==> flow/design.v <==
module processor
(
	input wire clk_i,
	input wire rst_i,
	input wire stall_i,
	output wire [31:0] addr_o,
	input wire [31:0] data_i,
	output wire [31:0] data_o,
	output wire [3:0] data_w_o,
	output wire [2:0] data_mode_o,
	input wire [7:0] extio_in,
	output wire [7:0] extio_out
);
	wire stall_cpu; wire mwait_cpu; wire irq_cpu; wire irq_ack_cpu; wire exception_cpu; wire data_b_cpu; wire data_h_cpu; wire data_access_cpu;
	wire [31:0] irq_vector_cpu; wire [31:0] inst_addr_cpu; wire [31:0] inst_in_cpu; wire [31:0] data_addr_cpu; wire [31:0] data_in_cpu; wire [31:0] data_out_cpu;
	wire [3:0] data_w_cpu;
	assign data_mode_o = {data_b_cpu,data_h_cpu,data_access_cpu};
	datapath core
	(
		.clock(clk_i),
		.reset(rst_i),
		.stall(stall_cpu),
		.mwait(mwait_cpu),
		.irq_vector(irq_vector_cpu),
		.irq(irq_cpu),
		.irq_ack(irq_ack_cpu),
		.exception(exception_cpu),
		.inst_addr(inst_addr_cpu),
		.inst_in(inst_in_cpu),
		.data_addr(data_addr_cpu),
		.data_in(data_in_cpu),
		.data_out(data_out_cpu),
		.data_w(data_w_cpu),
		.data_b(data_b_cpu),
		.data_h(data_h_cpu),
		.data_access(data_access_cpu)
	);
	interrupt_controller int_control
	(
		.clock(clk_i),
		.reset(rst_i),
		.stall(stall_i),
		.stall_cpu(stall_cpu),
		.mwait_cpu(mwait_cpu),
		.irq_vector_cpu(irq_vector_cpu),
		.irq_cpu(irq_cpu),
		.irq_ack_cpu(irq_ack_cpu),
		.exception_cpu(exception_cpu),
		.inst_addr_cpu(inst_addr_cpu),
		.inst_in_cpu(inst_in_cpu),
		.data_addr_cpu(data_addr_cpu),
		.data_in_cpu(data_in_cpu),
		.data_out_cpu(data_out_cpu),
		.data_w_cpu(data_w_cpu),
		.data_access_cpu(data_access_cpu),
		.addr_mem(addr_o),
		.data_read_mem(data_i),
		.data_write_mem(data_o),
		.data_we_mem(data_w_o),
		.extio_in(extio_in),
		.extio_out(extio_out)
	);
endmodule
module datapath
(
	input wire clock,
	input wire reset,
	input wire stall,
	input wire mwait,
	input wire [31:0] irq_vector,
	input wire irq,
	output wire irq_ack,
	output wire exception,
	output wire [31:0] inst_addr,
	input wire [31:0] inst_in,
	output wire [31:0] data_addr,
	input wire [31:0] data_in,
	output reg [31:0] data_out,
	output reg [3:0] data_w,
	output wire data_b,
	output wire data_h,
	output wire data_access
);
	wire [31:0] inst_in_s; reg [31:0] data_in_s; reg [31:0] pc; reg [31:0] pc_last;
	reg [31:0] pc_last2; wire [31:0] pc_plus4; wire [31:0] pc_next;
	wire [31:0] result; wire [31:0] branch; wire [31:0] ext32b;
	wire [31:0] ext32h; wire [31:0] alu_src1; wire [31:0] alu_src2;
	wire [31:12] ext32;
	wire [6:0] opcode; wire [6:0] funct7;
	wire [2:0] funct3;
	wire [3:0] read_reg1; wire [3:0] read_reg2; wire [3:0] write_reg;
	wire [4:0] rs1; wire [4:0] rs2; wire [4:0] rd;
	wire [31:0] write_data; wire [31:0] read_data1; wire [31:0] read_data2;
	wire [31:0] imm_i; wire [31:0] imm_s; wire [31:0] imm_sb;
	wire [31:0] imm_uj; wire [31:0] branch_src1; wire [31:0] branch_src2;
	wire [31:12] imm_u;
	wire wreg; wire zero; wire less_than; wire branch_taken; wire jump_taken; reg stall_reg;
	wire irq_ack_s; reg irq_ack_s_dly; reg bds; wire data_access_s; reg data_access_s_dly;
	wire reg_write_ctl; wire alu_src1_ctl; wire sig_read_ctl; wire reg_to_mem; wire mem_to_reg; wire except;
	wire [1:0] jump_ctl; wire [1:0] mem_write_ctl; wire [1:0] mem_read_ctl;
	wire [2:0] alu_src2_ctl; wire [2:0] branch_ctl;
	wire [3:0] alu_op_ctl;
	reg [4:0] rs1_r; reg [4:0] rs2_r; reg [4:0] rd_r;
	reg [31:0] imm_i_r; reg [31:0] imm_s_r; reg [31:0] imm_sb_r; reg [31:0] imm_uj_r;
	reg [31:12] imm_u_r;
	reg reg_write_ctl_r; reg alu_src1_ctl_r; reg sig_read_ctl_r; reg reg_to_mem_r; reg mem_to_reg_r;
	reg [1:0] jump_ctl_r; reg [1:0] mem_write_ctl_r; reg [1:0] mem_read_ctl_r;
	reg [2:0] alu_src2_ctl_r; reg [2:0] branch_ctl_r;
	reg [3:0] alu_op_ctl_r;
	always @(posedge clock or posedge reset) begin
		if (reset == 1'b1) begin
			pc <= {32{1'b0}};
			pc_last <= {32{1'b0}};
			pc_last2 <= {32{1'b0}};
		end else begin
			if (stall == 1'b0) begin
				pc <= pc_next;
				pc_last <= pc;
				pc_last2 <= pc_last;
			end
		end
	end
	assign pc_plus4 = pc + 4;
	assign pc_next = (irq == 1'b1 && irq_ack_s == 1'b1) || except == 1'b1 ? 
	irq_vector : branch_taken == 1'b1 || jump_taken == 1'b1 ? 
	branch : data_access_s == 1'b1 ?
	pc_last : pc_plus4;
	assign irq_ack_s = irq == 1'b1 && bds == 1'b0 && branch_taken == 1'b0 && jump_taken == 1'b0 && reg_to_mem_r == 1'b0 && mem_to_reg_r == 1'b0 ? 1'b1 : 1'b0;
	assign irq_ack = irq_ack_s_dly;
	assign exception = except == 1'b1 ? 1'b1 : 1'b0;
	always @(posedge clock or posedge reset) begin
		if (reset == 1'b1) begin
			irq_ack_s_dly <= 1'b0;
			bds <= 1'b0;
			data_access_s_dly <= 1'b0;
			stall_reg <= 1'b0;
		end else begin
			stall_reg <= stall;
			if (stall == 1'b0) begin
				data_access_s_dly <= data_access_s;
				if (mwait == 1'b0) begin
					irq_ack_s_dly <= irq_ack_s;
					if (branch_taken == 1'b1 || jump_taken == 1'b1) begin
						bds <= 1'b1;
					end
					else begin
						bds <= 1'b0;
					end
				end
			end
		end
	end
	assign inst_in_s = data_access_s == 1'b1 || except == 1'b1 || branch_taken == 1'b1 || 
		jump_taken == 1'b1 || bds == 1'b1 || irq_ack_s == 1'b1 ? 32'h00000000 : 
		{inst_in[7:0],inst_in[15:8],inst_in[23:16],inst_in[31:24]};
	assign opcode = inst_in_s[6:0];
	assign funct3 = inst_in_s[14:12];
	assign funct7 = inst_in_s[31:25];
	assign rd = inst_in_s[11:7];
	assign rs1 = inst_in_s[19:15];
	assign rs2 = inst_in_s[24:20];
	assign imm_i = {ext32[31:12],inst_in_s[31:20]};
	assign imm_s = {ext32[31:12],inst_in_s[31:25],inst_in_s[11:7]};
	assign imm_sb = {ext32[31:13],inst_in_s[31],inst_in_s[7],inst_in_s[30:25],inst_in_s[11:8],1'b0};
	assign imm_u = inst_in_s[31:12];
	assign imm_uj = {ext32[31:21],inst_in_s[31],inst_in_s[19:12],inst_in_s[20],inst_in_s[30:21],1'b0};
	assign ext32 = inst_in_s[31] == 1'b1 ? {20{1'b1}} : {20{1'b0}};
	control control_unit
	(
		.opcode(opcode),
		.funct3(funct3),
		.funct7(funct7),
		.reg_write(reg_write_ctl),
		.alu_src1(alu_src1_ctl),
		.alu_src2(alu_src2_ctl),
		.alu_op(alu_op_ctl),
		.jump(jump_ctl),
		.branch(branch_ctl),
		.mem_write(mem_write_ctl),
		.mem_read(mem_read_ctl),
		.sig_read(sig_read_ctl)
	);
	assign reg_to_mem = mem_write_ctl != 2'b00 ? 1'b1 : 1'b0;
	assign mem_to_reg = mem_read_ctl != 2'b00 ? 1'b1 : 1'b0;
	always @(posedge clock or posedge reset) begin
		if (reset == 1'b1) begin
			rd_r <= {5{1'b0}};
			rs1_r <= {5{1'b0}};
			rs2_r <= {5{1'b0}};
			imm_i_r <= {32{1'b0}};
			imm_s_r <= {32{1'b0}};
			imm_sb_r <= {32{1'b0}};
			imm_u_r <= {20{1'b0}};
			imm_uj_r <= {32{1'b0}};
			reg_write_ctl_r <= 1'b0;
			alu_src1_ctl_r <= 1'b0;
			alu_src2_ctl_r <= {3{1'b0}};
			alu_op_ctl_r <= {4{1'b0}};
			jump_ctl_r <= {2{1'b0}};
			branch_ctl_r <= {3{1'b0}};
			mem_write_ctl_r <= {2{1'b0}};
			mem_read_ctl_r <= {2{1'b0}};
			sig_read_ctl_r <= 1'b0;
			reg_to_mem_r <= 1'b0;
			mem_to_reg_r <= 1'b0;
		end else begin
			if (stall == 1'b0 && mwait == 1'b0) begin
				rd_r <= rd;
				rs1_r <= rs1;
				rs2_r <= rs2;
				imm_i_r <= imm_i;
				imm_s_r <= imm_s;
				imm_sb_r <= imm_sb;
				imm_u_r <= imm_u;
				imm_uj_r <= imm_uj;
				reg_write_ctl_r <= reg_write_ctl;
				alu_src1_ctl_r <= alu_src1_ctl;
				alu_src2_ctl_r <= alu_src2_ctl;
				alu_op_ctl_r <= alu_op_ctl;
				jump_ctl_r <= jump_ctl;
				branch_ctl_r <= branch_ctl;
				mem_write_ctl_r <= mem_write_ctl;
				mem_read_ctl_r <= mem_read_ctl;
				sig_read_ctl_r <= sig_read_ctl;
				reg_to_mem_r <= reg_to_mem;
				mem_to_reg_r <= mem_to_reg;
			end
		end
	end
	reg_bank register_bank
	(
		.clock(clock),
		.read_reg1(read_reg1),
		.read_reg2(read_reg2),
		.write_reg(write_reg),
		.wreg(wreg),
		.write_data(write_data),
		.read_data1(read_data1),
		.read_data2(read_data2)
	);
	assign read_reg1 = rs1_r[3:0];
	assign read_reg2 = rs2_r[3:0];
	assign write_reg = rd_r[3:0];
	assign wreg = (reg_write_ctl_r | mem_to_reg_r) &  ~mwait &  ~stall_reg;
	alu alu
	(
		.op1(alu_src1),
		.op2(alu_src2),
		.alu_op(alu_op_ctl_r),
		.result(result),
		.zero(zero),
		.less_than(less_than)
	);
	assign alu_src1 = alu_src1_ctl_r == 1'b0 ? read_data1 : pc_last2;
	assign alu_src2 = alu_src2_ctl_r == 3'b000 ? {imm_u_r,12'h000} : alu_src2_ctl_r == 3'b001 ? 
		imm_i_r : alu_src2_ctl_r == 3'b010 ? imm_s_r : alu_src2_ctl_r == 3'b011 ? 
		pc : alu_src2_ctl_r == 3'b100 ? {24'h000000,3'b000,rs2_r} : read_data2;
	assign branch_src1 = jump_ctl_r == 2'b11 ? read_data1 : pc_last2;
	assign branch_src2 = jump_ctl_r == 2'b10 ? imm_uj_r : jump_ctl_r == 2'b11 ? imm_i_r : imm_sb_r;
	assign branch = branch_src1 + branch_src2;
	assign branch_taken = (zero == 1'b1 && branch_ctl_r == 3'b001) || 
		(zero == 1'b0 && branch_ctl_r == 3'b010) || (less_than == 1'b1 && branch_ctl_r == 3'b011) || 
		(less_than == 1'b0 && branch_ctl_r == 3'b100) || (less_than == 1'b1 && branch_ctl_r == 3'b101) || 
		(less_than == 1'b0 && branch_ctl_r == 3'b110) ? 1'b1 : 1'b0;
	assign except = branch_ctl_r == 3'b111 ? 1'b1 : 1'b0;
	assign jump_taken = jump_ctl_r != 2'b00 ? 1'b1 : 1'b0;
	assign inst_addr = pc;
	assign data_addr = result;
	assign data_b = mem_read_ctl_r == 2'b01 || mem_write_ctl_r == 2'b01 ? 1'b1 : 1'b0;
	assign data_h = mem_read_ctl_r == 2'b10 || mem_write_ctl_r == 2'b10 ? 1'b1 : 1'b0;
	assign data_access_s = reg_to_mem_r == 1'b1 || mem_to_reg_r == 1'b1 ? 1'b1 : 1'b0;
	assign data_access = data_access_s == 1'b1 && data_access_s_dly == 1'b0 ? 1'b1 : 1'b0;
	always @(mem_write_ctl_r, result, read_data2) begin
		case (mem_write_ctl_r)
		2'b11 : begin
			data_out <= {read_data2[7:0],read_data2[15:8],read_data2[23:16],read_data2[31:24]};
			data_w <= 4'b1111;
		end
		2'b01 : begin
			data_out <= {read_data2[7:0],read_data2[7:0],read_data2[7:0],read_data2[7:0]};
			case (result[1:0])
			2'b11 : begin data_w <= 4'b0001; end
			2'b10 : begin data_w <= 4'b0010; end
			2'b01 : begin data_w <= 4'b0100; end
			default : begin data_w <= 4'b1000; end
			endcase
		end
		2'b10 : begin
			data_out <= {read_data2[7:0],read_data2[15:8],read_data2[7:0],read_data2[15:8]};
			case (result[1])
			1'b1 : begin data_w <= 4'b0011; end
			default : begin data_w <= 4'b1100; end
			endcase
			end
		default : begin
			data_out <= {read_data2[7:0],read_data2[15:8],read_data2[23:16],read_data2[31:24]};
			data_w <= 4'b0000;
		end
		endcase
	end
	always @(mem_read_ctl_r, result, data_in) begin
		case (mem_read_ctl_r)
		2'b01 : begin
			case (result[1:0])
			2'b11 : begin data_in_s <= {24'h000000,data_in[7:0]}; end
			2'b10 : begin data_in_s <= {24'h000000,data_in[15:8]}; end
			2'b01 : begin data_in_s <= {24'h000000,data_in[23:16]}; end
			default : begin data_in_s <= {24'h000000,data_in[31:24]}; end
			endcase
		end
		2'b10 : begin
			case (result[1])
			1'b1 : begin data_in_s <= {16'h0000,data_in[7:0],data_in[15:8]}; end
			default : begin data_in_s <= {16'h0000,data_in[23:16],data_in[31:24]}; end
			endcase
		end
		default : begin
			data_in_s <= {data_in[7:0],data_in[15:8],data_in[23:16],data_in[31:24]};
		end
		endcase
	end
	assign ext32b = (data_in_s[7] == 1'b0 || sig_read_ctl_r == 1'b0) ? 
		{24'h000000,data_in_s[7:0]} : {24'hffffff,data_in_s[7:0]};
	assign ext32h = (data_in_s[15] == 1'b0 || sig_read_ctl_r == 1'b0) ? 
		{16'h0000,data_in_s[15:0]} : {16'hffff,data_in_s[15:0]};
	assign write_data = mem_read_ctl_r == 2'b11 ? data_in_s : mem_read_ctl_r == 2'b01 ? 
		ext32b : mem_read_ctl_r == 2'b10 ? ext32h : jump_taken == 1'b1 ? 
		pc_last : result;
endmodule
module control
(
	input wire [6:0] opcode,
	input wire [2:0] funct3,
	input wire [6:0] funct7,
	output reg reg_write,
	output reg alu_src1,
	output reg [2:0] alu_src2,
	output reg [3:0] alu_op,
	output reg [1:0] jump,
	output reg [2:0] branch,
	output reg [1:0] mem_write,
	output reg [1:0] mem_read,
	output reg sig_read
);
	always @(opcode, funct3, funct7) begin
		case (opcode)			 
		7'b0110111 : begin		 
			reg_write <= 1'b1;
			alu_src1 <= 1'b0;
			alu_src2 <= 3'b000;
			alu_op <= 4'b0110;
			jump <= 2'b00;
			branch <= 3'b000;
			mem_write <= 2'b00;
			mem_read <= 2'b00;
			sig_read <= 1'b0;
		end
		7'b0010111 : begin		 
			reg_write <= 1'b1;
			alu_src1 <= 1'b1;
			alu_src2 <= 3'b000;
			alu_op <= 4'b0100;
			jump <= 2'b00;
			branch <= 3'b000;
			mem_write <= 2'b00;
			mem_read <= 2'b00;
			sig_read <= 1'b0;
		end
		7'b1101111 : begin		 
			reg_write <= 1'b1;
			alu_src1 <= 1'b0;
			alu_src2 <= 3'b011;
			alu_op <= 4'b0110;
			jump <= 2'b10;
			branch <= 3'b000;
			mem_write <= 2'b00;
			mem_read <= 2'b00;
			sig_read <= 1'b0;
		end
		7'b1100111 : begin		 
			reg_write <= 1'b1;
			alu_src1 <= 1'b0;
			alu_src2 <= 3'b011;
			alu_op <= 4'b0110;
			jump <= 2'b11;
			branch <= 3'b000;
			mem_write <= 2'b00;
			mem_read <= 2'b00;
			sig_read <= 1'b0;
		end
		7'b1100011 : begin		 
			case (funct3)
			3'b000 : begin		 
				reg_write <= 1'b0;
				alu_src1 <= 1'b0;
				alu_src2 <= 3'b101;
				alu_op <= 4'b0101;
				jump <= 2'b00;
				branch <= 3'b001;
				mem_write <= 2'b00;
				mem_read <= 2'b00;
				sig_read <= 1'b0;
			end
			3'b001 : begin		 
				reg_write <= 1'b0;
				alu_src1 <= 1'b0;
				alu_src2 <= 3'b101;
				alu_op <= 4'b0101;
				jump <= 2'b00;
				branch <= 3'b010;
				mem_write <= 2'b00;
				mem_read <= 2'b00;
				sig_read <= 1'b0;
			end
			3'b100 : begin		 
				reg_write <= 1'b0;
				alu_src1 <= 1'b0;
				alu_src2 <= 3'b101;
				alu_op <= 4'b0111;
				jump <= 2'b00;
				branch <= 3'b011;
				mem_write <= 2'b00;
				mem_read <= 2'b00;
				sig_read <= 1'b0;
			end
			3'b101 : begin		 
				reg_write <= 1'b0;
				alu_src1 <= 1'b0;
				alu_src2 <= 3'b101;
				alu_op <= 4'b0111;
				jump <= 2'b00;
				branch <= 3'b100;
				mem_write <= 2'b00;
				mem_read <= 2'b00;
				sig_read <= 1'b0;
			end
			3'b110 : begin		 
				reg_write <= 1'b0;
				alu_src1 <= 1'b0;
				alu_src2 <= 3'b101;
				alu_op <= 4'b1000;
				jump <= 2'b00;
				branch <= 3'b101;
				mem_write <= 2'b00;
				mem_read <= 2'b00;
				sig_read <= 1'b0;
			end
			3'b111 : begin		 
				reg_write <= 1'b0;
				alu_src1 <= 1'b0;
				alu_src2 <= 3'b101;
				alu_op <= 4'b1000;
				jump <= 2'b00;
				branch <= 3'b110;
				mem_write <= 2'b00;
				mem_read <= 2'b00;
				sig_read <= 1'b0;
			end
			default : begin
				reg_write <= 1'b0;
				alu_src1 <= 1'b0;
				alu_src2 <= 3'b000;
				alu_op <= 4'b0000;
				jump <= 2'b00;
				branch <= 3'b000;
				mem_write <= 2'b00;
				mem_read <= 2'b00;
				sig_read <= 1'b0;
			end
			endcase
		end
		7'b0000011 : begin		 
			case (funct3)
			3'b000 : begin		 
				reg_write <= 1'b1;
				alu_src1 <= 1'b0;
				alu_src2 <= 3'b001;
				alu_op <= 4'b0100;
				jump <= 2'b00;
				branch <= 3'b000;
				mem_write <= 2'b00;
				mem_read <= 2'b01;
				sig_read <= 1'b1;
			end
			3'b001 : begin		 
				reg_write <= 1'b1;
				alu_src1 <= 1'b0;
				alu_src2 <= 3'b001;
				alu_op <= 4'b0100;
				jump <= 2'b00;
				branch <= 3'b000;
				mem_write <= 2'b00;
				mem_read <= 2'b10;
				sig_read <= 1'b1;
			end
			3'b010 : begin		 
				reg_write <= 1'b1;
				alu_src1 <= 1'b0;
				alu_src2 <= 3'b001;
				alu_op <= 4'b0100;
				jump <= 2'b00;
				branch <= 3'b000;
				mem_write <= 2'b00;
				mem_read <= 2'b11;
				sig_read <= 1'b1;
			end
			3'b100 : begin		 
				reg_write <= 1'b1;
				alu_src1 <= 1'b0;
				alu_src2 <= 3'b001;
				alu_op <= 4'b0100;
				jump <= 2'b00;
				branch <= 3'b000;
				mem_write <= 2'b00;
				mem_read <= 2'b01;
				sig_read <= 1'b0;
			end
			3'b101 : begin		 
				reg_write <= 1'b1;
				alu_src1 <= 1'b0;
				alu_src2 <= 3'b001;
				alu_op <= 4'b0100;
				jump <= 2'b00;
				branch <= 3'b000;
				mem_write <= 2'b00;
				mem_read <= 2'b10;
				sig_read <= 1'b0;
			end
			default : begin
				reg_write <= 1'b0;
				alu_src1 <= 1'b0;
				alu_src2 <= 3'b000;
				alu_op <= 4'b0000;
				jump <= 2'b00;
				branch <= 3'b000;
				mem_write <= 2'b00;
				mem_read <= 2'b00;
				sig_read <= 1'b0;
			end
			endcase
		end
		7'b0100011 : begin		 
			case (funct3)
			3'b000 : begin		 
				reg_write <= 1'b0;
				alu_src1 <= 1'b0;
				alu_src2 <= 3'b010;
				alu_op <= 4'b0100;
				jump <= 2'b00;
				branch <= 3'b000;
				mem_write <= 2'b01;
				mem_read <= 2'b00;
				sig_read <= 1'b0;
			end
			3'b001 : begin		 
				reg_write <= 1'b0;
				alu_src1 <= 1'b0;
				alu_src2 <= 3'b010;
				alu_op <= 4'b0100;
				jump <= 2'b00;
				branch <= 3'b000;
				mem_write <= 2'b10;
				mem_read <= 2'b00;
				sig_read <= 1'b0;
			end
			3'b010 : begin		 
				reg_write <= 1'b0;
				alu_src1 <= 1'b0;
				alu_src2 <= 3'b010;
				alu_op <= 4'b0100;
				jump <= 2'b00;
				branch <= 3'b000;
				mem_write <= 2'b11;
				mem_read <= 2'b00;
				sig_read <= 1'b0;
			end
			default : begin
				reg_write <= 1'b0;
				alu_src1 <= 1'b0;
				alu_src2 <= 3'b000;
				alu_op <= 4'b0000;
				jump <= 2'b00;
				branch <= 3'b000;
				mem_write <= 2'b00;
				mem_read <= 2'b00;
				sig_read <= 1'b0;
			end
			endcase
		end
		7'b0010011 : begin		 
			case (funct3)
			3'b000 : begin		 
				reg_write <= 1'b1;
				alu_src1 <= 1'b0;
				alu_src2 <= 3'b001;
				alu_op <= 4'b0100;
				jump <= 2'b00;
				branch <= 3'b000;
				mem_write <= 2'b00;
				mem_read <= 2'b00;
				sig_read <= 1'b0;
			end
			3'b010 : begin		 
				reg_write <= 1'b1;
				alu_src1 <= 1'b0;
				alu_src2 <= 3'b001;
				alu_op <= 4'b0111;
				jump <= 2'b00;
				branch <= 3'b000;
				mem_write <= 2'b00;
				mem_read <= 2'b00;
				sig_read <= 1'b0;
			end
			3'b011 : begin		 
				reg_write <= 1'b1;
				alu_src1 <= 1'b0;
				alu_src2 <= 3'b001;
				alu_op <= 4'b1000;
				jump <= 2'b00;
				branch <= 3'b000;
				mem_write <= 2'b00;
				mem_read <= 2'b00;
				sig_read <= 1'b0;
			end
			3'b100 : begin		 
				reg_write <= 1'b1;
				alu_src1 <= 1'b0;
				alu_src2 <= 3'b001;
				alu_op <= 4'b0010;
				jump <= 2'b00;
				branch <= 3'b000;
				mem_write <= 2'b00;
				mem_read <= 2'b00;
				sig_read <= 1'b0;
			end
			3'b110 : begin		 
				reg_write <= 1'b1;
				alu_src1 <= 1'b0;
				alu_src2 <= 3'b001;
				alu_op <= 4'b0001;
				jump <= 2'b00;
				branch <= 3'b000;
				mem_write <= 2'b00;
				mem_read <= 2'b00;
				sig_read <= 1'b0;
			end
			3'b111 : begin		 
				reg_write <= 1'b1;
				alu_src1 <= 1'b0;
				alu_src2 <= 3'b001;
				alu_op <= 4'b0000;
				jump <= 2'b00;
				branch <= 3'b000;
				mem_write <= 2'b00;
				mem_read <= 2'b00;
				sig_read <= 1'b0;
			end
			3'b001 : begin		 
				reg_write <= 1'b1;
				alu_src1 <= 1'b0;
				alu_src2 <= 3'b100;
				alu_op <= 4'b1001;
				jump <= 2'b00;
				branch <= 3'b000;
				mem_write <= 2'b00;
				mem_read <= 2'b00;
				sig_read <= 1'b0;
			end
			3'b101 : begin
				case (funct7)
				7'b0000000 : begin	 
					reg_write <= 1'b1;
					alu_src1 <= 1'b0;
					alu_src2 <= 3'b100;
					alu_op <= 4'b1010;
					jump <= 2'b00;
					branch <= 3'b000;
					mem_write <= 2'b00;
					mem_read <= 2'b00;
					sig_read <= 1'b0;
				end
				7'b0100000 : begin	 
					reg_write <= 1'b1;
					alu_src1 <= 1'b0;
					alu_src2 <= 3'b100;
					alu_op <= 4'b1100;
					jump <= 2'b00;
					branch <= 3'b000;
					mem_write <= 2'b00;
					mem_read <= 2'b00;
					sig_read <= 1'b0;
				end
				default : begin
					reg_write <= 1'b0;
					alu_src1 <= 1'b0;
					alu_src2 <= 3'b000;
					alu_op <= 4'b0000;
					jump <= 2'b00;
					branch <= 3'b000;
					mem_write <= 2'b00;
					mem_read <= 2'b00;
					sig_read <= 1'b0;
				end
				endcase
			end
			default : begin
				reg_write <= 1'b0;
				alu_src1 <= 1'b0;
				alu_src2 <= 3'b000;
				alu_op <= 4'b0000;
				jump <= 2'b00;
				branch <= 3'b000;
				mem_write <= 2'b00;
				mem_read <= 2'b00;
				sig_read <= 1'b0;
			end
			endcase
		end
		7'b0110011 : begin		 
			case (funct3)
			3'b000 : begin
				case (funct7)
				7'b0000000 : begin
				reg_write <= 1'b1;
				alu_src1 <= 1'b0;
				alu_src2 <= 3'b101;
				alu_op <= 4'b0100;
				jump <= 2'b00;
				branch <= 3'b000;
				mem_write <= 2'b00;
				mem_read <= 2'b00;
				sig_read <= 1'b0;
				end
				7'b0100000 : begin
				reg_write <= 1'b1;
				alu_src1 <= 1'b0;
				alu_src2 <= 3'b101;
				alu_op <= 4'b0101;
				jump <= 2'b00;
				branch <= 3'b000;
				mem_write <= 2'b00;
				mem_read <= 2'b00;
				sig_read <= 1'b0;
				end
				default : begin
				reg_write <= 1'b0;
				alu_src1 <= 1'b0;
				alu_src2 <= 3'b000;
				alu_op <= 4'b0000;
				jump <= 2'b00;
				branch <= 3'b000;
				mem_write <= 2'b00;
				mem_read <= 2'b00;
				sig_read <= 1'b0;
				end
				endcase
			end
			3'b001 : begin			 
				reg_write <= 1'b1;
				alu_src1 <= 1'b0;
				alu_src2 <= 3'b101;
				alu_op <= 4'b1001;
				jump <= 2'b00;
				branch <= 3'b000;
				mem_write <= 2'b00;
				mem_read <= 2'b00;
				sig_read <= 1'b0;
			end
			3'b010 : begin			 
				reg_write <= 1'b1;
				alu_src1 <= 1'b0;
				alu_src2 <= 3'b101;
				alu_op <= 4'b0111;
				jump <= 2'b00;
				branch <= 3'b000;
				mem_write <= 2'b00;
				mem_read <= 2'b00;
				sig_read <= 1'b0;
			end
			3'b011 : begin			 
				reg_write <= 1'b1;
				alu_src1 <= 1'b0;
				alu_src2 <= 3'b101;
				alu_op <= 4'b1000;
				jump <= 2'b00;
				branch <= 3'b000;
				mem_write <= 2'b00;
				mem_read <= 2'b00;
				sig_read <= 1'b0;
			end
			3'b100 : begin			 
				reg_write <= 1'b1;
				alu_src1 <= 1'b0;
				alu_src2 <= 3'b101;
				alu_op <= 4'b0010;
				jump <= 2'b00;
				branch <= 3'b000;
				mem_write <= 2'b00;
				mem_read <= 2'b00;
				sig_read <= 1'b0;
			end
			3'b101 : begin
				case (funct7)		
				7'b0000000 : begin	 
					reg_write <= 1'b1;
					alu_src1 <= 1'b0;
					alu_src2 <= 3'b101;
					alu_op <= 4'b1010;
					jump <= 2'b00;
					branch <= 3'b000;
					mem_write <= 2'b00;
					mem_read <= 2'b00;
					sig_read <= 1'b0;
				end
				7'b0100000 : begin	 
					reg_write <= 1'b1;
					alu_src1 <= 1'b0;
					alu_src2 <= 3'b101;
					alu_op <= 4'b1100;
					jump <= 2'b00;
					branch <= 3'b000;
					mem_write <= 2'b00;
					mem_read <= 2'b00;
					sig_read <= 1'b0;
				end
				default : begin
					reg_write <= 1'b0;
					alu_src1 <= 1'b0;
					alu_src2 <= 3'b000;
					alu_op <= 4'b0000;
					jump <= 2'b00;
					branch <= 3'b000;
					mem_write <= 2'b00;
					mem_read <= 2'b00;
					sig_read <= 1'b0;
				end
				endcase
			end
			3'b110 : begin			 
				reg_write <= 1'b1;
				alu_src1 <= 1'b0;
				alu_src2 <= 3'b101;
				alu_op <= 4'b0001;
				jump <= 2'b00;
				branch <= 3'b000;
				mem_write <= 2'b00;
				mem_read <= 2'b00;
				sig_read <= 1'b0;
			end
			3'b111 : begin			 
				reg_write <= 1'b1;
				alu_src1 <= 1'b0;
				alu_src2 <= 3'b101;
				alu_op <= 4'b0000;
				jump <= 2'b00;
				branch <= 3'b000;
				mem_write <= 2'b00;
				mem_read <= 2'b00;
				sig_read <= 1'b0;
			end
			default : begin
				reg_write <= 1'b0;
				alu_src1 <= 1'b0;
				alu_src2 <= 3'b000;
				alu_op <= 4'b0000;
				jump <= 2'b00;
				branch <= 3'b000;
				mem_write <= 2'b00;
				mem_read <= 2'b00;
				sig_read <= 1'b0;
			end
			endcase
		end
		7'b1110011 : begin		 
			reg_write <= 1'b0;
			alu_src1 <= 1'b0;
			alu_src2 <= 3'b000;
			alu_op <= 4'b0000;
			jump <= 2'b00;
			branch <= 3'b111;
			mem_write <= 2'b00;
			mem_read <= 2'b00;
			sig_read <= 1'b0;
		end
		default : begin
			reg_write <= 1'b0;
			alu_src1 <= 1'b0;
			alu_src2 <= 3'b000;
			alu_op <= 4'b0000;
			jump <= 2'b00;
			branch <= 3'b000;
			mem_write <= 2'b00;
			mem_read <= 2'b00;
			sig_read <= 1'b0;
		end
		endcase
	end
endmodule
module reg_bank
(
	input wire clock,
	input wire [3:0] read_reg1,
	input wire [3:0] read_reg2,
	input wire [3:0] write_reg,
	input wire wreg,
	input wire [31:0] write_data,
	output wire [31:0] read_data1,
	output wire [31:0] read_data2
);
	reg [31:0] registers[0:15];
	always @(posedge clock) begin
		if (write_reg != 4'b0000 && wreg == 1'b1) begin
			registers[write_reg] <= write_data;
		end
	end
	assign read_data1 = read_reg1 != 4'b0000 ? registers[read_reg1] : {32{1'b0}};
	assign read_data2 = read_reg2 != 4'b0000 ? registers[read_reg2] : {32{1'b0}};
endmodule
module alu
(
	input wire [31:0] op1,
	input wire [31:0] op2,
	input wire [3:0] alu_op,
	output wire [31:0] result,
	output wire zero,
	output wire less_than
);
	reg [31:0] r; wire [31:0] shift;
	wire [4:0] shift_op2;
	wire [32:0] addsub;
	wire less; wire lshift; wire logical;
	always @(op1, op2, alu_op, addsub, less, shift_op2, shift) begin
		case (alu_op)
		4'b0000 : begin r <= op1 & op2; end
		4'b0001 : begin r <= op1 | op2; end
		4'b0010 : begin r <= op1 ^ op2; end
		4'b0100, 4'b0101 : begin r <= addsub[31:0]; end
		4'b0110 : begin r <= op2; end
		4'b0111,4'b1000 : begin r <= {28'h0000000,3'b000,less}; end
		default : begin r <= shift; end
		endcase
	end
	assign addsub = alu_op > 4'b0100 ? ({1'b0,op1}) - ({1'b0,op2}) : ({1'b0,op1}) + ({1'b0,op2});
	assign less = op1[31] == op2[31] || alu_op == 4'b1000 ? addsub[32] : op1[31];
	assign less_than = less;
	assign zero =  ~(r[31] | r[30] | r[29] | r[28] | r[27] | r[26] | 
		r[25] | r[24] | r[23] | r[22] | r[21] | r[20] | r[19] | 
		r[18] | r[17] | r[16] | r[15] | r[14] | r[13] | r[12] | 
		r[11] | r[10] | r[9] | r[8] | r[7] | r[6] | r[5] | r[4] | 
		r[3] | r[2] | r[1] | r[0]);
	assign shift_op2 = op2[4:0];
	assign lshift = alu_op[0] == 1'b1 ? 1'b1 : 1'b0;
	assign logical = alu_op[2] == 1'b0 ? 1'b1 : 1'b0;
	bshift barrel_shifter
	(
		.lshift(lshift),
		.logical(logical),
		.shift(shift_op2),
		.in(op1),
		.out(shift)
	);
	assign result = r;
endmodule
module bshift
(
	input wire lshift,
	input wire logical,
	input wire [4:0] shift,
	input wire [31:0] in,
	output wire [31:0] out
);
	wire [31:0] shift1l; wire [31:0] shift2l; wire [31:0] shift4l; wire [31:0] shift8l; wire [31:0] shift16l;
	wire [31:0] shift1r; wire [31:0] shift2r; wire [31:0] shift4r; wire [31:0] shift8r; wire [31:0] shift16r;
	wire [31:16] fill;
	assign fill = logical == 1'b0 ? {16{in[31]}} : 16'h0000;
	assign shift1l = shift[0] == 1'b1 ? {in[30:0],1'b0} : in;
	assign shift2l = shift[1] == 1'b1 ? {shift1l[29:0],2'b00} : shift1l;
	assign shift4l = shift[2] == 1'b1 ? {shift2l[27:0],4'h0} : shift2l;
	assign shift8l = shift[3] == 1'b1 ? {shift4l[23:0],8'h00} : shift4l;
	assign shift16l = shift[4] == 1'b1 ? {shift8l[15:0],16'h0000} : shift8l;
	assign shift1r = shift[0] == 1'b1 ? {fill[31],in[31:1]} : in;
	assign shift2r = shift[1] == 1'b1 ? {fill[31:30],shift1r[31:2]} : shift1r;
	assign shift4r = shift[2] == 1'b1 ? {fill[31:28],shift2r[31:4]} : shift2r;
	assign shift8r = shift[3] == 1'b1 ? {fill[31:24],shift4r[31:8]} : shift4r;
	assign shift16r = shift[4] == 1'b1 ? {fill[31:16],shift8r[31:16]} : shift8r;
	assign out = lshift == 1'b0 ? shift16r : shift16l;
endmodule
module interrupt_controller
(
	input wire clock,
	input wire reset,
	input wire stall,
	output wire stall_cpu,
	output wire mwait_cpu,
	output wire [31:0] irq_vector_cpu,
	output wire irq_cpu,
	input wire irq_ack_cpu,
	input wire exception_cpu,
	input wire [31:0] inst_addr_cpu,
	output wire [31:0] inst_in_cpu,
	input wire [31:0] data_addr_cpu,
	output wire [31:0] data_in_cpu,
	input wire [31:0] data_out_cpu,
	input wire [3:0] data_w_cpu,
	input wire data_access_cpu,
	output wire [31:0] addr_mem,
	input wire [31:0] data_read_mem,
	output wire [31:0] data_write_mem,
	output wire [3:0] data_we_mem,
	input wire [7:0] extio_in,
	output wire [7:0] extio_out
);
	wire [7:0] irq_cause; reg [7:0] irq_mask_reg; reg [7:0] irq_status_reg; reg [7:0] extio_out_reg;
	reg [31:0] periph_data; reg [31:0] irq_vector_reg; reg [31:0] irq_epc_reg; reg [31:0] inst_reg;
	wire interrupt; reg irq; reg data_access_cpu_dly;
	parameter [2:0] irq_idle = 0, irq_int = 1, irq_req = 2, irq_ackn = 3, irq_done = 4;
	reg [2:0] pulse_state;
	reg [2:0] pulse_next_state;
	wire periph_access; reg periph_access_dly; wire periph_access_we;
	wire [3:0] data_we_mem_s;
	always @(posedge clock or posedge reset) begin
		if (reset == 1'b1) begin
			periph_data <= {32{1'b0}};
		end else begin
			if (periph_access == 1'b1) begin
			case (data_addr_cpu[7:4])
			4'b0000 : begin periph_data <= irq_vector_reg; end			 
			4'b0001 : begin periph_data <= {irq_cause[7:0],24'h000000}; end		 
			4'b0010 : begin periph_data <= {irq_mask_reg[7:0],24'h000000}; end	 
			4'b0011 : begin periph_data <= {irq_status_reg,24'h000000}; end		 
			4'b0100 : begin 							 
				periph_data <= {irq_epc_reg[7:0],irq_epc_reg[15:8],irq_epc_reg[23:16],irq_epc_reg[31:24]};
			end
			4'b1000 : begin periph_data <= {extio_in,24'h000000}; end		 
			4'b1001 : begin periph_data <= {extio_out_reg,24'h000000}; end		 
			default : begin periph_data <= data_read_mem; end
			endcase
			end
		end
	end
	assign inst_in_cpu = data_access_cpu == 1'b0 ? data_read_mem : inst_reg;
	assign data_in_cpu = periph_access_dly == 1'b0 ? data_read_mem : periph_data;
	always @(posedge clock or posedge reset) begin
		if (reset == 1'b1) begin
			irq_vector_reg <= {32{1'b0}};
			irq_mask_reg <= {8{1'b0}};
			irq_status_reg <= {8{1'b0}};
			extio_out_reg <= {8{1'b0}};
		end else begin
			if (periph_access == 1'b1 && periph_access_we == 1'b1) begin
				case (data_addr_cpu[7:4])
				4'b0000 : begin				 
					irq_vector_reg <= {data_out_cpu[7:0],data_out_cpu[15:8],data_out_cpu[23:16],data_out_cpu[31:24]};
				end
				4'b0010 : begin				 
					irq_mask_reg <= data_out_cpu[31:24];
				end
				4'b0011 : begin				 
					irq_status_reg <= data_out_cpu[31:24];
				end
				4'b1001 : begin				 
					extio_out_reg <= data_out_cpu[31:24];
				end
				default : begin
				end
				endcase
			end
			if (irq_ack_cpu == 1'b1 || exception_cpu == 1'b1) begin
				irq_status_reg[0] <= 1'b0;		 
			end
		end
	end
	always @(posedge clock or posedge reset) begin
		if (reset == 1'b1) begin
			irq_epc_reg <= 32'h00000000;
		end else begin
			if (((irq == 1'b1 && irq_ack_cpu == 1'b0) || exception_cpu == 1'b1)) begin
				irq_epc_reg <= inst_addr_cpu;
			end
		end
	end
	always @(posedge clock or posedge reset) begin
		if (reset == 1'b1) begin
			pulse_state <= irq_idle;
			pulse_next_state <= irq_idle;
			irq <= 1'b0;
		end else begin
			if (stall == 1'b0) begin
				pulse_state <= pulse_next_state;
				case (pulse_state)
				irq_idle : begin
					if (interrupt == 1'b1 && irq_status_reg[0] == 1'b1) begin
						pulse_next_state <= irq_int;
					end
				end
				irq_int : begin
					irq <= 1'b1;
					pulse_next_state <= irq_req;
				end
				irq_req : begin
					if (irq_ack_cpu == 1'b1) begin
						irq <= 1'b0;
						pulse_next_state <= irq_ackn;
					end
				end
				irq_ackn : begin
					pulse_next_state <= irq_done;
				end
				irq_done : begin
					if (irq_status_reg[0] == 1'b1) begin
						pulse_next_state <= irq_idle;
					end
				end
				default : begin
					pulse_next_state <= irq_idle;
				end
				endcase
			end
		end
	end
	always @(posedge clock or posedge reset) begin
		if (reset == 1'b1) begin
			periph_access_dly <= 1'b0;
			data_access_cpu_dly <= 1'b0;
			inst_reg <= {32{1'b0}};
		end else begin
			if (stall == 1'b0) begin
				periph_access_dly <= periph_access;
				data_access_cpu_dly <= data_access_cpu;
				if ((data_access_cpu == 1'b0)) begin
					inst_reg <= data_read_mem;
				end
			end
		end
	end
	assign periph_access = data_addr_cpu[31:27] == 5'b11110 && data_access_cpu == 1'b1 ? 1'b1 : 1'b0;
	assign periph_access_we = periph_access <= 1'b1 && data_w_cpu != 4'b0000 ? 1'b1 : 1'b0;
	assign addr_mem = data_access_cpu == 1'b1 ? data_addr_cpu : inst_addr_cpu;
	assign data_write_mem = data_out_cpu;
	assign data_we_mem_s = data_access_cpu == 1'b1 && periph_access == 1'b0 ? data_w_cpu : 4'b0000;
	assign data_we_mem = data_we_mem_s;
	assign mwait_cpu = data_access_cpu == 1'b1 && data_access_cpu_dly == 1'b0 ? 1'b1 : 1'b0;
	assign stall_cpu = stall;
	assign interrupt = (irq_cause & irq_mask_reg) == 16'h0000 ? 1'b0 : 1'b1;
	assign irq_cause = extio_in;
	assign irq_cpu = irq;
	assign irq_vector_cpu = irq_vector_reg;
	assign extio_out = extio_out_reg;
endmodule
# From RTL to reports: processor
# The steps from the RTL of processor to its reports follow in flow order.
# Lines are those of the file above, counted from 1.
# Library cell names are shortened.
# Not given: --
[inputs] design="processor" clock_port="clk_i" cell_library="sky130hd" pvt_corner="tt_025C_1v80"

# Word-level counts
# Yosys after proc, flatten, opt, wreduce and memory -nomap, before mapping. Memory bits, and registers merged into a memory's read port (data or address), are not among the register bits. Print and check cells are not counted.
# Yosys's memory passes give these memory sizes; they may raise the number of words (mostly to a power of two), join words into wider ones and drop unused or constant bits.
[word_totals] output_inout_bits=79 wordCells=363 register_bits=441 mem_count=1 input_bits=43 ramBits=512
[classes] reduce_and_logical=88 logic=55 equal=62 compare=2 n_mux=112 n_addsub=4
[mem_list] name="core.register_bank.registers" size=16 width=32 rd=2 wr=1 line_no=910 text="reg [31:0] registers[0:15];"
[ops] operator="32-bit 2-to-1 mux" count=36
[ops] operator="32-bit case mux with 6-bit select" count=2
[ops] operator="32-bit case mux with 2-bit select" count=1
[ops] operator="4-bit case mux with 8-bit select" count=2
[ops] operator="24-bit case mux with 2-bit select" count=1
[ops] operator="3-bit case mux with 6-bit select" count=2
[ops] operator="4-bit case mux with 3-bit select" count=3
[ops] operator="32-bit by 32-bit adder with 33-bit output" count=1
[ops] operator="32-bit by 32-bit subtractor with 33-bit output" count=1
[ops] operator="33-bit 2-to-1 mux" count=1
[ops] operator="1-bit OR" count=32
[ops] operator="32-bit by 3-bit adder with 32-bit output (second input constant)" count=1
[ops] operator="32-bit adder" count=1
[ops] operator="32-bit bitwise AND" count=1
[ops] operator="32-bit OR" count=1
[ops] operator="32-bit bitwise XOR" count=1
[ops] operator="16-bit 2-to-1 mux" count=2
[ops] operator="3-bit equality test (second input constant)" count=10
[ops] operator="7-bit by 6-bit equality test with 1-bit output (second input constant)" count=4
[ops] operator="7-bit equality test (second input constant)" count=4
[ops] operator="4-bit case mux with 7-bit select" count=1
[ops] operator="1-bit 2-to-1 mux" count=28
[ops] operator="3-bit 2-to-1 mux" count=9
[ops] operator="2-bit OR reduction" count=12
[ops] operator="3-bit by 2-bit equality test with 1-bit output (second input constant)" count=8
[ops] operator="8-bit case mux with 3-bit select" count=1
[ops] operator="1-bit logical AND" count=22
[ops] operator="1-bit logical OR" count=20
# Other operator kinds: 44; their cells: 115.

# Logic depth
# Depth = most cells in a row (Yosys ltp): at word level without a register or memory, in the mapped netlist without a sequential cell, where the memories' decode and read muxes count.
[logic_depth] depth_word=67 ABC_AREA=1 mapped_depth=55

# Netlist
# The flow's flattened synthesis, as Yosys stat reports it; memories are mapped. The netlist is that of the ABC_AREA named above (0 if unset); the other value can give another one.
[mapped] seq_area_um2=23233.5 yosys_area_um2=54861.4 flip_flops=826 stdcells=7267 buf_cells=462
[types] cell_type="edfxtp_1" count=512 type_area_um2=1.54E+04
[types] cell_type="dfrtp_1" count=313 type_area_um2=7.83E+03
[types] cell_type="nand2_1" count=1746 type_area_um2=6.55E+03
[types] cell_type="o21ai_0" count=783 type_area_um2=3.92E+03
[types] cell_type="nand3_1" count=707 type_area_um2=3.54E+03
[types] cell_type="inv_1" count=827 type_area_um2=3.1E+03
[types] cell_type="a21oi_1" count=436 type_area_um2=2.18E+03
[types] cell_type="o211ai_1" count=291 type_area_um2=2.18E+03
[types] cell_type="ha_1" count=129 type_area_um2=1.61E+03
[types] cell_type="nor2_1" count=364 type_area_um2=1366.31
[types] cell_type="clkbuf_1" count=202 type_area_um2=758.227
[types] cell_type="buf_2" count=140 type_area_um2=700.672
[types] cell_type="o21ai_1" count=128 type_area_um2=640.614
[types] cell_type="o22ai_1" count=95 type_area_um2=594.32
[types] cell_type="buf_4" count=55 type_area_um2=412.896
[types] cell_type="xor2_1" count=43 type_area_um2=376.611
[types] cell_type="buf_6" count=30 type_area_um2=337.824
[types] cell_type="nand4_1" count=53 type_area_um2=331.568
# Other cell types: 57; their cells: 413.

# Path before layout
# OpenSTA on the mapped netlist: ideal clock, no wires. The path of least setup slack (recovery checks aside). Input and output delay are each 20% of the period. Register names are those of the netlist, which keeps one name where synthesis merged equal registers.
[synth_path] path_kind="register -> output" start="register core.imm_u_r[20]" end="output data_w_o[0]" delay_ps=5683 path_stages=41 tclk_ps=12000 t_first_pin_ps=0 out_delay_ps=2400 setup_slack_ps=3917 n_path_buf=5 t_arrival_ps=5683 synth_period_reached_ps=8083
# "delay_ps" = arrival - input delay + setup time.
# A path that ends at an output port has no setup time.
# "path_stages": output pins that drive a net of the path, with the launching flip-flop's if there is one; two outputs of one cell count as two.
# "synth_period_reached_ps" is the clock period less the worst setup slack; recovery checks do not enter. This is arithmetic on one report: input and output delays are still those of the set period (20% each).
# Between the ends stands the longest chain of elaborated cells between them, by number of cells; it is not shown to be the way that was timed. Of several equally long chains one is given.
# A line is the first line of the expression or statement that the cell stems from. Yosys adds cells for indexed reads and writes and turns some case tables into memories.
[synth_via] path_cell_list="dfrtp_1 buf_6 buf_8 buf_6 o21ai_1 nand3_1 nand2_1 nand2_1 nand3_1 nand2_1 nand2_1 nand2_1 nand2_2 nand2_2 inv_2 clkbuf_1 nand4_1 nor4_1 [5 not listed] a21oi_1 xor2_1 inv_1 ha_1 a21oi_1 o21ai_0 a221oi_1 o21ai_0 a21oi_1 inv_1 nand3_1 nand3_2 nand2_1 nand2_2 nand2_4 clkbuf_1 nand3_1 a21oi_1" elab_chain_cells=10 cone_cells=17 cone_classes="2 x add/sub; 4 x eq/ne; 8 x mux; 1 x logic; 2 x reduce/logical"
[synth_rtl] element="from (decl)" line_no=105 text="reg [31:12] imm_u_r;"
[synth_rtl] element="from (assign)" line_no=193 text="imm_u_r <= {20{1'b0}};"
[synth_rtl] element="from (assign)" line_no=214 text="imm_u_r <= imm_u;"
[synth_rtl] element="32-bit 2-to-1 mux" line_no=255 text="assign alu_src2 = alu_src2_ctl_r == 3'b000 ? {imm_u_r,12'h000} : alu_src2_ctl_r == 3'b001 ?"
[synth_rtl] element="32-bit by 32-bit adder with 33-bit output" line_no=943 text="assign addsub = alu_op > 4'b0100 ? ({1'b0,op1}) - ({1'b0,op2}) : ({1'b0,op1}) + ({1'b0,op2});"
[synth_rtl] element="33-bit 2-to-1 mux" line_no=943
[synth_rtl] element="32-bit case mux with 6-bit select" line_no=933 text="case (alu_op)"
[synth_rtl] element="5-bit equality test" line_no=1136 text="assign periph_access = data_addr_cpu[31:27] == 5'b11110 && data_access_cpu == 1'b1 ? 1'b1 : 1'b0;"
[synth_rtl] element="1-bit logical AND" line_no=1136
[synth_rtl] element="1-bit 2-to-1 mux" line_no=1136
[synth_rtl] element="1-bit inverter" line_no=1140 text="assign data_we_mem_s = data_access_cpu == 1'b1 && periph_access == 1'b0 ? data_w_cpu : 4'b0000;"
[synth_rtl] element="1-bit logical AND" line_no=1140
[synth_rtl] element="4-bit 2-to-1 mux" line_no=1140
[synth_rtl] element="to (decl)" line_no=9 text="output wire [3:0] data_w_o,"

# Worst path after layout
# Path of least setup slack in the final report of run 2 (OpenROAD, finished layout, wires in). Where an end is a register, its clock arrival counts in the times.
# The path's times are printed in steps of 10 ps; the period is the one set.
[layout_path] path_kind="register -> output" start="register core.imm_u_r[23]" end="output data_w_o[0]" n_path_buf=3 t_arrival_ps=9630 tclk_ps=12000 path_stages=31 t_first_pin_ps=760 out_delay_ps=2400 setup_slack_ps=-30
# Between the ends stands the longest chain of elaborated cells between them, by number of cells; it is not shown to be the way that was timed. Of several equally long chains one is given.
[layout_via] path_cell_list="dfrtp_1 buf_2 buf_1 nand4_1 nand4_1 nand2_1 a21oi_2 nand2_1 nor2_1 nand2_1 nor2_4 inv_1 o21ai_0 xor2_1 ha_1 a21oi_1 o21ai_0 a21oi_1 nand3_1 a21o_1 nand3_1 nand2_1 a21oi_1 xor2_1 o21ai_0 nor3_2 o21a_2 nor3_2 or2_2 a21oi_1 clkdlybuf4s50_1" elab_chain_cells=10 cone_cells=17 cone_classes="2 x add/sub; 4 x eq/ne; 8 x mux; 1 x logic; 2 x reduce/logical"
[layout_rtl] element="from (decl)" line_no=105 text="reg [31:12] imm_u_r;"
[layout_rtl] element="from (assign)" line_no=193 text="imm_u_r <= {20{1'b0}};"
[layout_rtl] element="from (assign)" line_no=214 text="imm_u_r <= imm_u;"
[layout_rtl] element="32-bit 2-to-1 mux" line_no=255 text="assign alu_src2 = alu_src2_ctl_r == 3'b000 ? {imm_u_r,12'h000} : alu_src2_ctl_r == 3'b001 ?"
[layout_rtl] element="32-bit by 32-bit adder with 33-bit output" line_no=943 text="assign addsub = alu_op > 4'b0100 ? ({1'b0,op1}) - ({1'b0,op2}) : ({1'b0,op1}) + ({1'b0,op2});"
[layout_rtl] element="33-bit 2-to-1 mux" line_no=943
[layout_rtl] element="32-bit case mux with 6-bit select" line_no=933 text="case (alu_op)"
[layout_rtl] element="5-bit equality test" line_no=1136 text="assign periph_access = data_addr_cpu[31:27] == 5'b11110 && data_access_cpu == 1'b1 ? 1'b1 : 1'b0;"
[layout_rtl] element="1-bit logical AND" line_no=1136
[layout_rtl] element="1-bit 2-to-1 mux" line_no=1136
[layout_rtl] element="1-bit inverter" line_no=1140 text="assign data_we_mem_s = data_access_cpu == 1'b1 && periph_access == 1'b0 ? data_w_cpu : 4'b0000;"
[layout_rtl] element="1-bit logical AND" line_no=1140
[layout_rtl] element="4-bit 2-to-1 mux" line_no=1140
[layout_rtl] element="to (decl)" line_no=9 text="output wire [3:0] data_w_o,"

## Implementation results

Record of 6 stored runs of the RTL-to-layout flow on processor, platform sky130hd. The runs are unordered. Constraints: input delay and output delay 20% of the set period each, output load 0.01 pF.
"achieved clock period": clock period set for the run, less the worst setup slack. It is reckoned from that one timing run; input and output delays stay at 20% of the period that was set.
"worst setup path time" is the time allowed to the run's worst setup path (the clock period less input and output delay, where it has them) less its slack. Clock arrival times count: a late capture clock shortens it, a late launch clock lengthens it.
By "power" is meant OpenSTA's value without simulated activity: inputs other than the clock are taken to toggle once in ten clock periods, and the tool carries that through the logic.
"worst setup path time" is known to 10 ps.
[run 1] settings: CELL_PAD_IN_SITES_DETAIL_PLACEMENT=1, CORE_UTILIZATION=60, CTS_CLUSTER_SIZE=76, PLACE_DENSITY=0.41, SETUP_SLACK_MARGIN=3.06, SLEW_MARGIN=35, TNS_END_PERCENT=25, period_ns=18.4, CAP_MARGIN=20, CORE_MARGIN=2
[run 1] result: did not finish, routing stopped with ODB-0269
[run 2] settings: ABC_AREA=1, CAP_MARGIN=15, CELL_PAD_IN_SITES_DETAIL_PLACEMENT=1, CELL_PAD_IN_SITES_GLOBAL_PLACEMENT=1, CORE_ASPECT_RATIO=0.77, CORE_UTILIZATION=38, GPL_ROUTABILITY_DRIVEN=0, GPL_TIMING_DRIVEN=0, HOLD_SLACK_MARGIN=0.09, MAX_ROUTING_LAYER=met4, TNS_END_PERCENT=90, period_ns=12.0, CORE_MARGIN=2, SLEW_MARGIN=20
[run 2] result: chip area after synthesis (Yosys) 54861.4 um^2, die area 147454.0 um^2, standard-cell area of the final layout 63582.2 um^2, utilization 44.3%, worst setup slack after layout -31 ps, total negative slack -31 ps, worst hold slack 480 ps, power 18.810 mW, achieved clock period 12031 ps, worst setup path time 9630 ps, worst setup path kind register -> output
[run 3] settings: CORE_MARGIN=4, CORE_UTILIZATION=42, CTS_CLUSTER_SIZE=64, GPL_TIMING_DRIVEN=1, PLACE_DENSITY=0.92, TNS_END_PERCENT=30, period_ns=10.6, CAP_MARGIN=20, SLEW_MARGIN=20
[run 3] result: chip area after synthesis (Yosys) 53550.1 um^2, die area 133276.0 um^2, standard-cell area of the final layout 61171.2 um^2, utilization 48.5%, worst setup slack after layout -128 ps, total negative slack -128 ps, worst hold slack 494 ps, power 11.566 mW, achieved clock period 10728 ps, worst setup path time 8610 ps, worst setup path kind register -> output
[run 4] settings: CORE_UTILIZATION=40, period_ns=12.0, CAP_MARGIN=20, CORE_MARGIN=2, SLEW_MARGIN=20
[run 4] result: chip area after synthesis (Yosys) 53550.1 um^2, die area 136819.0 um^2, standard-cell area of the final layout 60812.1 um^2, utilization 45.7%, worst setup slack after layout 228 ps, total negative slack 0 ps, worst hold slack 479 ps, power 10.135 mW, achieved clock period 11772 ps, worst setup path time 9370 ps, worst setup path kind register -> output
[run 5] settings: CELL_PAD_IN_SITES_GLOBAL_PLACEMENT=3, CORE_UTILIZATION=17, CTS_CLUSTER_DIAMETER=124, CTS_CLUSTER_SIZE=18, GPL_ROUTABILITY_DRIVEN=0, GPL_TIMING_DRIVEN=1, MAX_ROUTING_LAYER=met5, MIN_ROUTING_LAYER=met2, SETUP_SLACK_MARGIN=1.91, TNS_END_PERCENT=75, period_ns=13.7, CAP_MARGIN=20, CORE_MARGIN=2, SLEW_MARGIN=20
[run 5] result: chip area after synthesis (Yosys) 53550.1 um^2, die area 319508.0 um^2, standard-cell area of the final layout 63319.5 um^2, utilization 20.2%, worst setup slack after layout 1990 ps, total negative slack 0 ps, worst hold slack 484 ps, power 8.716 mW, achieved clock period 11710 ps, worst setup path time 8970 ps, worst setup path kind register -> output
[run 6] settings: ABC_AREA=1, CAP_MARGIN=20, CELL_PAD_IN_SITES_DETAIL_PLACEMENT=1, CELL_PAD_IN_SITES_GLOBAL_PLACEMENT=1, CORE_ASPECT_RATIO=0.77, CORE_UTILIZATION=38, CTS_CLUSTER_DIAMETER=186, GPL_ROUTABILITY_DRIVEN=1, GPL_TIMING_DRIVEN=0, HOLD_SLACK_MARGIN=0.09, MAX_ROUTING_LAYER=met4, PLACE_DENSITY_LB_ADDON=0.13, SETUP_SLACK_MARGIN=0.75, TNS_END_PERCENT=90, period_ns=15.0, CORE_MARGIN=2, SLEW_MARGIN=20
[run 6] result: chip area after synthesis (Yosys) 54861.4 um^2, die area 147454.0 um^2, standard-cell area of the final layout 63513.4 um^2, utilization 44.3%, worst setup slack after layout 916 ps, total negative slack 0 ps, worst hold slack 483 ps, power 15.192 mW, achieved clock period 14084 ps, worst setup path time 11080 ps, worst setup path kind register -> output
